==> flow/design.v <==
`timescale 1ns / 1ps
module mult_gen_0(
    CLK,
    A,
    B,
    P
);
input              CLK;
input      [7:0]   A;
input      [7:0]   B;
output     [7:0]   P;
reg [7:0]  a_reg;
reg [7:0]  b_reg;
reg [7:0]  p_reg0;
reg [7:0]  p_reg1;
assign P = p_reg1;
always @(posedge CLK) begin
    a_reg  <= A;
    b_reg  <= B;
    p_reg0 <= a_reg * b_reg;
    p_reg1 <= p_reg0;
end
endmodule
`timescale 1ns / 1ps
module pe(
clk, 
rst,
in_data, 
in_weight, 
in_psum,
in_data_update, 
in_weight_update, 
in_psum_update,
out_psum, 
out_psum_vld
    );
parameter WIDTH             = 8;
parameter PIPELINE_STAGE    = 3;
input                               clk;
input                               rst;
input   [WIDTH - 1 : 0]             in_data;
input   [WIDTH - 1 : 0]             in_weight;
input   [WIDTH - 1 : 0]         in_psum;
input                               in_data_update;
input                               in_weight_update;
input                               in_psum_update;
output  [WIDTH - 1 : 0]         out_psum;
output                              out_psum_vld;
reg     [WIDTH - 1 : 0]             in_data_reg;
reg     [WIDTH - 1 : 0]             in_weight_reg;
reg     [WIDTH - 1 : 0]             in_psum_reg;
wire                                in_update;
wire    [WIDTH - 1 : 0]         out_mult;
reg     [WIDTH - 1 : 0]         in_psum_pipeline        [0 : PIPELINE_STAGE - 1];
reg                                 out_psum_vld_pipeline   [0 : PIPELINE_STAGE];
integer i;
mult_gen_0 mult_unit (
  .CLK(clk),   
  .A(in_data_reg),       
  .B(in_weight_reg),       
  .P(out_mult)       
);
assign in_update = (in_data_update | in_weight_update | in_psum_update);
assign out_psum = in_psum_pipeline[PIPELINE_STAGE-1] + out_mult;
assign out_psum_vld = out_psum_vld_pipeline[PIPELINE_STAGE];
always @(posedge clk) begin
    if(rst) begin
        in_data_reg <= 0;
        in_weight_reg <= 0;
        in_psum_reg <= 0;
    end
    else begin
        if(in_data_update) begin
            in_data_reg <= in_data;
        end
        if(in_weight_update) begin
            in_weight_reg <= in_weight;
        end
        if(in_psum_update) begin
            in_psum_reg <= in_psum;
        end
    end
end
always @(posedge clk) begin
    if(rst) begin
        for(i = 0; i <= PIPELINE_STAGE; i = i + 1) begin: zero_init_out_psum_vld
            out_psum_vld_pipeline[i] <= 0;
        end 
    end
    else begin
        out_psum_vld_pipeline[0] <= in_update;
        for(i = 0; i < PIPELINE_STAGE; i = i + 1) begin: pipeline_stage_out_psum_vld
            out_psum_vld_pipeline[i+1] <= out_psum_vld_pipeline[i];
        end 
    end
end
always @(posedge clk) begin
    if(rst) begin
        for(i = 0; i <= PIPELINE_STAGE - 1; i = i + 1) begin: zero_init_in_psum
            in_psum_pipeline[i] <= 0;
        end 
    end
    else begin
        in_psum_pipeline[0] <= in_psum_reg;
        for(i = 0; i < PIPELINE_STAGE - 1; i = i + 1) begin: pipeline_stage_in_psum
            in_psum_pipeline[i+1] <= in_psum_pipeline[i];
        end 
    end
end
endmodule
`timescale 1ns / 1ps
module pmul(
clk,rst,
in_update,
in_data2,
in_data1,
in_data0,
in_weight2,
in_weight1,
in_weight0,
psum,
psum_vld
    );
    parameter WIDTH = 8;
    input clk;
    input rst;
    input [WIDTH-1:0] in_data2;
    input [WIDTH-1:0] in_data1;
    input [WIDTH-1:0] in_data0;
    input [WIDTH-1:0] in_weight2;
    input [WIDTH-1:0] in_weight1;
    input [WIDTH-1:0] in_weight0;
    input wire        in_update;
    output [WIDTH-1:0]psum;
    output            psum_vld;
    wire [2:0] out_psum_vld;
    wire [WIDTH-1:0] out_psum [0:2];
    assign psum = out_psum[2] + out_psum[1] + out_psum[0];
    assign psum_vld = (out_psum_vld == 3'b111);
    pe pe2( .clk(clk), .rst(rst), 
            .in_data(in_data2), .in_weight(in_weight2), .in_psum(0), 
            .in_data_update(in_update), .in_weight_update(in_update), .in_psum_update(in_update), 
            .out_psum(out_psum[2]), .out_psum_vld(out_psum_vld[2]));
    pe pe1( .clk(clk), .rst(rst), 
            .in_data(in_data1), .in_weight(in_weight1), .in_psum(0), 
            .in_data_update(in_update), .in_weight_update(in_update), .in_psum_update(in_update), 
            .out_psum(out_psum[1]), .out_psum_vld(out_psum_vld[1]));
    pe pe0( .clk(clk), .rst(rst), 
            .in_data(in_data0), .in_weight(in_weight0), .in_psum(0), 
            .in_data_update(in_update), .in_weight_update(in_update), .in_psum_update(in_update), 
            .out_psum(out_psum[0]), .out_psum_vld(out_psum_vld[0]));
endmodule
`timescale 1ns / 1ps
module pcore(
    clk,rst,
    in_update,  
    activate2,
    activate1,
    activate0,
    weight2,
    weight1,
    weight0,
    out_psum,
    out_psum_vld
    );
    parameter WIDTH = 8;
    input wire                      clk,rst,in_update;
    input  wire [3*WIDTH-1:0]       activate2;
    input  wire [3*WIDTH-1:0]       activate1;
    input  wire [3*WIDTH-1:0]       activate0;
    input  wire [3*WIDTH-1:0]       weight2;
    input  wire [3*WIDTH-1:0]       weight1;
    input  wire [3*WIDTH-1:0]       weight0;
    output wire [WIDTH-1:0]         out_psum;
    output wire                     out_psum_vld;
    wire        [WIDTH-1:0]         psum[0:2];
    wire        [2:0]               psum_vld;
    assign out_psum = psum[2] + psum[1] + psum[0];
    assign out_psum_vld = psum_vld[2] & psum_vld[1] & psum_vld[0];
    pmul #(.WIDTH(WIDTH))p2(.clk(clk), .rst(rst), 
         .in_update(in_update), 
         .in_data2(activate2[3*WIDTH-1:2*WIDTH]), .in_data1(activate2[2*WIDTH-1:1*WIDTH]), .in_data0(activate2[1*WIDTH-1:0]), 
         .in_weight2(weight2[3*WIDTH-1:2*WIDTH]), .in_weight1(weight2[2*WIDTH-1:1*WIDTH]), .in_weight0(weight2[1*WIDTH-1:0]), 
         .psum(psum[2]), .psum_vld(psum_vld[2]));
    pmul #(.WIDTH(WIDTH))p1(.clk(clk), .rst(rst), 
         .in_update(in_update), 
         .in_data2(activate1[3*WIDTH-1:2*WIDTH]), .in_data1(activate1[2*WIDTH-1:1*WIDTH]), .in_data0(activate1[1*WIDTH-1:0]), 
         .in_weight2(weight1[3*WIDTH-1:2*WIDTH]), .in_weight1(weight1[2*WIDTH-1:1*WIDTH]), .in_weight0(weight1[1*WIDTH-1:0]), 
         .psum(psum[1]), .psum_vld(psum_vld[1]));
    pmul #(.WIDTH(WIDTH))p0(.clk(clk), .rst(rst), 
         .in_update(in_update), 
         .in_data2(activate0[3*WIDTH-1:2*WIDTH]), .in_data1(activate0[2*WIDTH-1:1*WIDTH]), .in_data0(activate0[1*WIDTH-1:0]), 
         .in_weight2(weight0[3*WIDTH-1:2*WIDTH]), .in_weight1(weight0[2*WIDTH-1:1*WIDTH]), .in_weight0(weight0[1*WIDTH-1:0]), 
         .psum(psum[0]), .psum_vld(psum_vld[0]));
endmodule
`timescale 1ns / 1ps
module computing_core(
clk,rst,
load_done,
activate0,
activate1,
activate2,
weight0,
weight1,
weight2,
weight3,
out_psum0,
out_psum1,
out_psum2,
out_psum3,
out_psum_vld
    );
    parameter WIDTH = 8;
    input  wire                 clk,rst,load_done;
    input  wire  [9*WIDTH-1:0]   weight0,weight1,weight2,weight3;
    input  wire [3*WIDTH-1:0]   activate0;
    input  wire [3*WIDTH-1:0]   activate1;
    input  wire [3*WIDTH-1:0]   activate2;
    output wire [WIDTH-1:0]     out_psum0;
    output wire [WIDTH-1:0]     out_psum1;
    output wire [WIDTH-1:0]     out_psum2;
    output wire [WIDTH-1:0]     out_psum3;
    output wire                 out_psum_vld;
    wire [3:0]      psum_vld;
    assign out_psum_vld = psum_vld[0] & psum_vld[1] & psum_vld[2] & psum_vld[3];
    pcore #(.WIDTH(WIDTH))p0(.clk(clk), .rst(rst), .in_update(load_done),
            .activate2(activate0),
            .activate1(activate1),
            .activate0(activate2),
            .weight2({weight0[64+:8], weight0[56+:8], weight0[48+:8]}),
            .weight1({weight0[40+:8], weight0[32+:8], weight0[24+:8]}),
            .weight0({weight0[16+:8], weight0[8+:8],  weight0[0+:8]}),
            .out_psum(out_psum0), .out_psum_vld(psum_vld[0]));
    pcore #(.WIDTH(WIDTH))p1(.clk(clk), .rst(rst), .in_update(load_done),
            .activate2(activate0),
            .activate1(activate1),
            .activate0(activate2),
            .weight2({weight1[64+:8], weight1[56+:8], weight1[48+:8]}),
            .weight1({weight1[40+:8], weight1[32+:8], weight1[24+:8]}),
            .weight0({weight1[16+:8], weight1[8+:8] , weight1[0+:8]}),
            .out_psum(out_psum1), .out_psum_vld(psum_vld[1]));
    pcore #(.WIDTH(WIDTH))p2(.clk(clk), .rst(rst), .in_update(load_done),
            .activate2(activate0),
            .activate1(activate1),
            .activate0(activate2),
            .weight2({weight2[64+:8], weight2[56+:8], weight2[48+:8]}),
            .weight1({weight2[40+:8], weight2[32+:8], weight2[24+:8]}),
            .weight0({weight2[16+:8], weight2[8+:8] , weight2[0+:8]}),
            .out_psum(out_psum2), .out_psum_vld(psum_vld[2]));
    pcore #(.WIDTH(WIDTH))p3(.clk(clk), .rst(rst), .in_update(load_done),
            .activate2(activate0),
            .activate1(activate1),
            .activate0(activate2),
            .weight2({weight3[64+:8], weight3[56+:8], weight3[48+:8]}),
            .weight1({weight3[40+:8], weight3[32+:8], weight3[24+:8]}),
            .weight0({weight3[16+:8], weight3[8+:8] , weight3[0+:8]}),
            .out_psum(out_psum3), .out_psum_vld(psum_vld[3]));
endmodule
Tool chain data of computing_core
What the tools print for computing_core, step after step.
Line numbers count from 1 in the design file above.
Operators carry their Yosys type and port widths (W data, S select, Z words).
Cell names lack the library's common part.
Not given: n/a
Set-up
  design top: computing_core
  clock input: clk
  standard-cell library: sky130hd
  library corner: tt_025C_1v80

After elaboration
Counts by Yosys on the flattened word-level netlist (proc, flatten, opt, wreduce). Print and check cells are left out. Cells with the same type and inputs are merged into one.
Storage and ports
  output and inout port bits: 33
  input port bits: 363
  register bits: 1300
Cells by class
  eq/ne operators: 1
  multipliers: 36
  $add $sub $neg: 32
Operators by type and width (count)
  $mul A8 B8 Y8: 36
  $add A8 B8 Y8: 32
  $eq A3 B3 Y1 const B: 1

Logic depth
Depth = most cells in a row (Yosys ltp): at word level without a register or memory, in the mapped netlist without a sequential cell, where the memories' decode and read muxes count.
Depth
  word-level depth: 4
  ABC_AREA: 0
  gate-level depth with buffers: 16
  depth with buffers taken out: 15

Mapped cells and area
The flow's flattened synthesis, as Yosys stat reports it; memories are mapped. The netlist is that of the ABC_AREA named above (0 if unset); the other value can give another one.
The area totals of this step are shown rounded.
Mapped netlist
  mapped flip-flops: 1300
  cell count: 6579
  sequential part of the area: 0.02602 mm²
  cell area after synthesis: 0.06936 mm²
  buffer cells: 188
Cells by type
  dfxtp_1: count 1300, area in all 2.6E+04 µm²
  fa_1: count 612, area in all 1.23E+04 µm²
  ha_1: count 608, area in all 7.61E+03 µm²
  xnor2_1: count 581, area in all 5088.63 µm²
  and2_1: count 810, area in all 5067.36 µm²
  inv_1: count 1029, area in all 3.86E+03 µm²
  mux2i_1: count 360, area in all 3.6E+03 µm²
  nand2_1: count 480, area in all 1.8E+03 µm²
  nor2_1: count 364, area in all 1366.31 µm²
  a21o_1: count 78, area in all 585.562 µm²
  xor2_1: count 64, area in all 560.538 µm²
  clkbuf_1: count 121, area in all 454.186 µm²
  a21oi_1: count 84, area in all 420.403 µm²
  buf_4: count 40, area in all 300.288 µm²
  buf_2: count 23, area in all 115.11 µm²
  xnor2_2: count 7, area in all 113.859 µm²
  buf_6: count 4, area in all 45.043 µm²
  nand2_2: count 6, area in all 37.536 µm²
Not listed: further types 2, cells in them 8.
The figures by module come from a second, unflattened synthesis with its own total; it is not the netlist above.
Unflattened totals
  cells (unflattened synthesis): 11997
  area (unflattened synthesis): 0.1302 mm²
Rows give one instance, submodules left out.
Modules
  pe: instances 36, seq. area 0.001041 mm², area 0.001893 mm², cells 178
  mult_gen_0: instances 36, seq. area 0.0006406 mm², area 0.001526 mm², cells 134
  pmul (WIDTH=8): instances 12, seq. area 0 mm², area 0.0004417 mm², cells 48
  pcore (WIDTH=8): instances 4, seq. area 0 mm², area 0.0004379 mm², cells 47
  computing_core: instances 1, seq. area 0 mm², area 0.0000088 mm², cells 1

Worst setup path after synthesis
OpenSTA on the mapped netlist: ideal clock, no wires. The path of least setup slack (recovery checks aside). Input and output delay are each 20% of the period. Register names are those of the netlist, which keeps one name where synthesis merged equal registers.
Timing path after synthesis
  path kind: register to output
  from: register p3.p2.pe0.mult_unit.p_reg1[2]
  to: output port out_psum3[6]
  time at the first pin: 0 ps
  slack: 1715 ps
  period: 6500 ps
  external output delay: 1300 ps
  path delay: 3485 ps
  data arrival time: 3485 ps
  required time: 5200 ps
  driving pins on the path: 13
  path buffers: 0
  synthesis period reached: 4785 ps
"path delay" is the arrival time less input delay plus setup time.
A path that ends at an output port has no setup time.
"driving pins on the path" counts driving pins, that of a launching flip-flop among them; a cell with two outputs on the path counts twice.
"synthesis period reached" is the clock period less the worst setup slack; recovery checks do not enter. This is arithmetic on one report: input and output delays are still those of the set period (20% each).
Between the ends stands the longest chain of elaborated cells between them, by number of cells; it is not shown to be the way that was timed. Of several equally long chains one is given.
A line is the first line of the expression or statement that the cell stems from. Yosys adds cells for indexed reads and writes and turns some case tables into memories.
Between the ends, after synthesis
  path through: dfxtp_1 > fa_1 > fa_1 > fa_1 > inv_1 > fa_1 > inv_1 > ha_1 > fa_1 > a21oi_1 > nor2_1 > nor2_1 > xnor2_1
  cells in the longest elaborated chain: 3
  elaborated cells on any way between the ends: 3
  RTL lines with such cells: 2
RTL lines, path after synthesis
  from (decl): line 15  | reg [7:0]  p_reg1;
  from (assign): line 21  | p_reg1 <= p_reg0;
  $add A8 B8 Y8: line 138  | assign psum = out_psum[2] + out_psum[1] + out_psum[0];
  $add A8 B8 Y8 (2 in a row): line 178  | assign out_psum = psum[2] + psum[1] + psum[0];
  to (decl): line 222  | output wire [WIDTH-1:0]     out_psum3;

Path in the finished layout
Path of least setup slack in the final report of record 1 (OpenROAD, finished layout, wires in). Where an end is a register, its clock arrival counts in the times.
The path's times are printed in steps of 10 ps; the period is the one set.
Timing path after layout
  path kind: register to output
  from: register p3.p0.pe0.mult_unit.p_reg1[2]
  to: output port out_psum3[7]
  path buffers: 2
  driving pins on the path: 17
  data arrival time: 4540 ps
  time at the first pin: 770 ps
  external output delay: 980 ps
  required time: 3920 ps
  period: 4900 ps
  slack: -620 ps
Between the ends stands the longest chain of elaborated cells between them, by number of cells; it is not shown to be the way that was timed. Of several equally long chains one is given.
Between the ends, after layout
  path through: dfxtp_2 > inv_2 > fa_1 > inv_1 > fa_1 > fa_1 > inv_2 > fa_1 > inv_2 > ha_4 > buf_6 > a21o_1 > a21oi_2 > o21bai_1 > a21oi_2 > xnor2_2 > buf_12
  cells in the longest elaborated chain: 2
  elaborated cells on any way between the ends: 2
  RTL lines with such cells: 2
RTL lines, path after layout
  from (decl): line 15  | reg [7:0]  p_reg1;
  from (assign): line 21  | p_reg1 <= p_reg0;
  $add A8 B8 Y8: line 138  | assign psum = out_psum[2] + out_psum[1] + out_psum[0];
  $add A8 B8 Y8: line 178  | assign out_psum = psum[2] + psum[1] + psum[0];
  to (decl): line 222  | output wire [WIDTH-1:0]     out_psum3;

FLOW RESULTS
============

4 stored runs of computing_core in the flow (synthesis by Yosys, layout by OpenROAD, sky130hd cells), in arbitrary order. Constraints: input delay and output delay 20% of the set period each, output load 0.01 pF.
"total power after layout": no workload was simulated; the value follows from the tool's default switching activity.
Results are given in rounded form.

==> record 1: settings <==
{ "CORE_UTILIZATION": 40, "period_ns": 4.9, "CAP_MARGIN": 20, "CORE_MARGIN": 2, "SLEW_MARGIN": 20 }
==> record 1: results <==
area of the synthesized netlist: 0.06936 mm²
die area: 0.1767 mm²
standard-cell area of the final layout: 0.08124 mm²
setup slack of the worst path: -623 ps
final worst hold slack: 311 ps
total power after layout: 31.25 mW

==> record 2: settings <==
{ "CORE_UTILIZATION": 60, "period_ns": 6.24, "CAP_MARGIN": 20, "CORE_MARGIN": 2, "SLEW_MARGIN": 20 }
==> record 2: results <==
area of the synthesized netlist: 0.06936 mm²
die area: 0.1183 mm²
standard-cell area of the final layout: 0.07902 mm²
setup slack of the worst path: 143 ps
final worst hold slack: 308 ps
total power after layout: 22.62 mW

==> record 3: settings <==
{ "ABC_AREA": 0, "CAP_MARGIN": 0, "CORE_ASPECT_RATIO": 1.37, "CORE_UTILIZATION": 33, "CTS_CLUSTER_SIZE": 44, "PLACE_DENSITY_LB_ADDON": 0.12, "SLEW_MARGIN": 15, "period_ns": 7.26, "CORE_MARGIN": 2 }
==> record 3: results <==
area of the synthesized netlist: 0.06936 mm²
die area: 0.2139 mm²
standard-cell area of the final layout: 0.08128 mm²
setup slack of the worst path: 589 ps
final worst hold slack: 297 ps
total power after layout: 20.68 mW

==> record 4: settings <==
{ "ABC_AREA": 1, "CAP_MARGIN": 40, "CELL_PAD_IN_SITES_DETAIL_PLACEMENT": 2, "CORE_ASPECT_RATIO": 0.71, "CORE_UTILIZATION": 33, "CTS_CLUSTER_DIAMETER": 319, "CTS_CLUSTER_SIZE": 44, "PLACE_DENSITY_LB_ADDON": 0.12, "SLEW_MARGIN": 15, "period_ns": 7.26, "CORE_MARGIN": 2 }
==> record 4: results <==
area of the synthesized netlist: 0.07408 mm²
die area: 0.2284 mm²
standard-cell area of the final layout: 0.08199 mm²
setup slack of the worst path: 333 ps
final worst hold slack: 333 ps
total power after layout: 15.26 mW
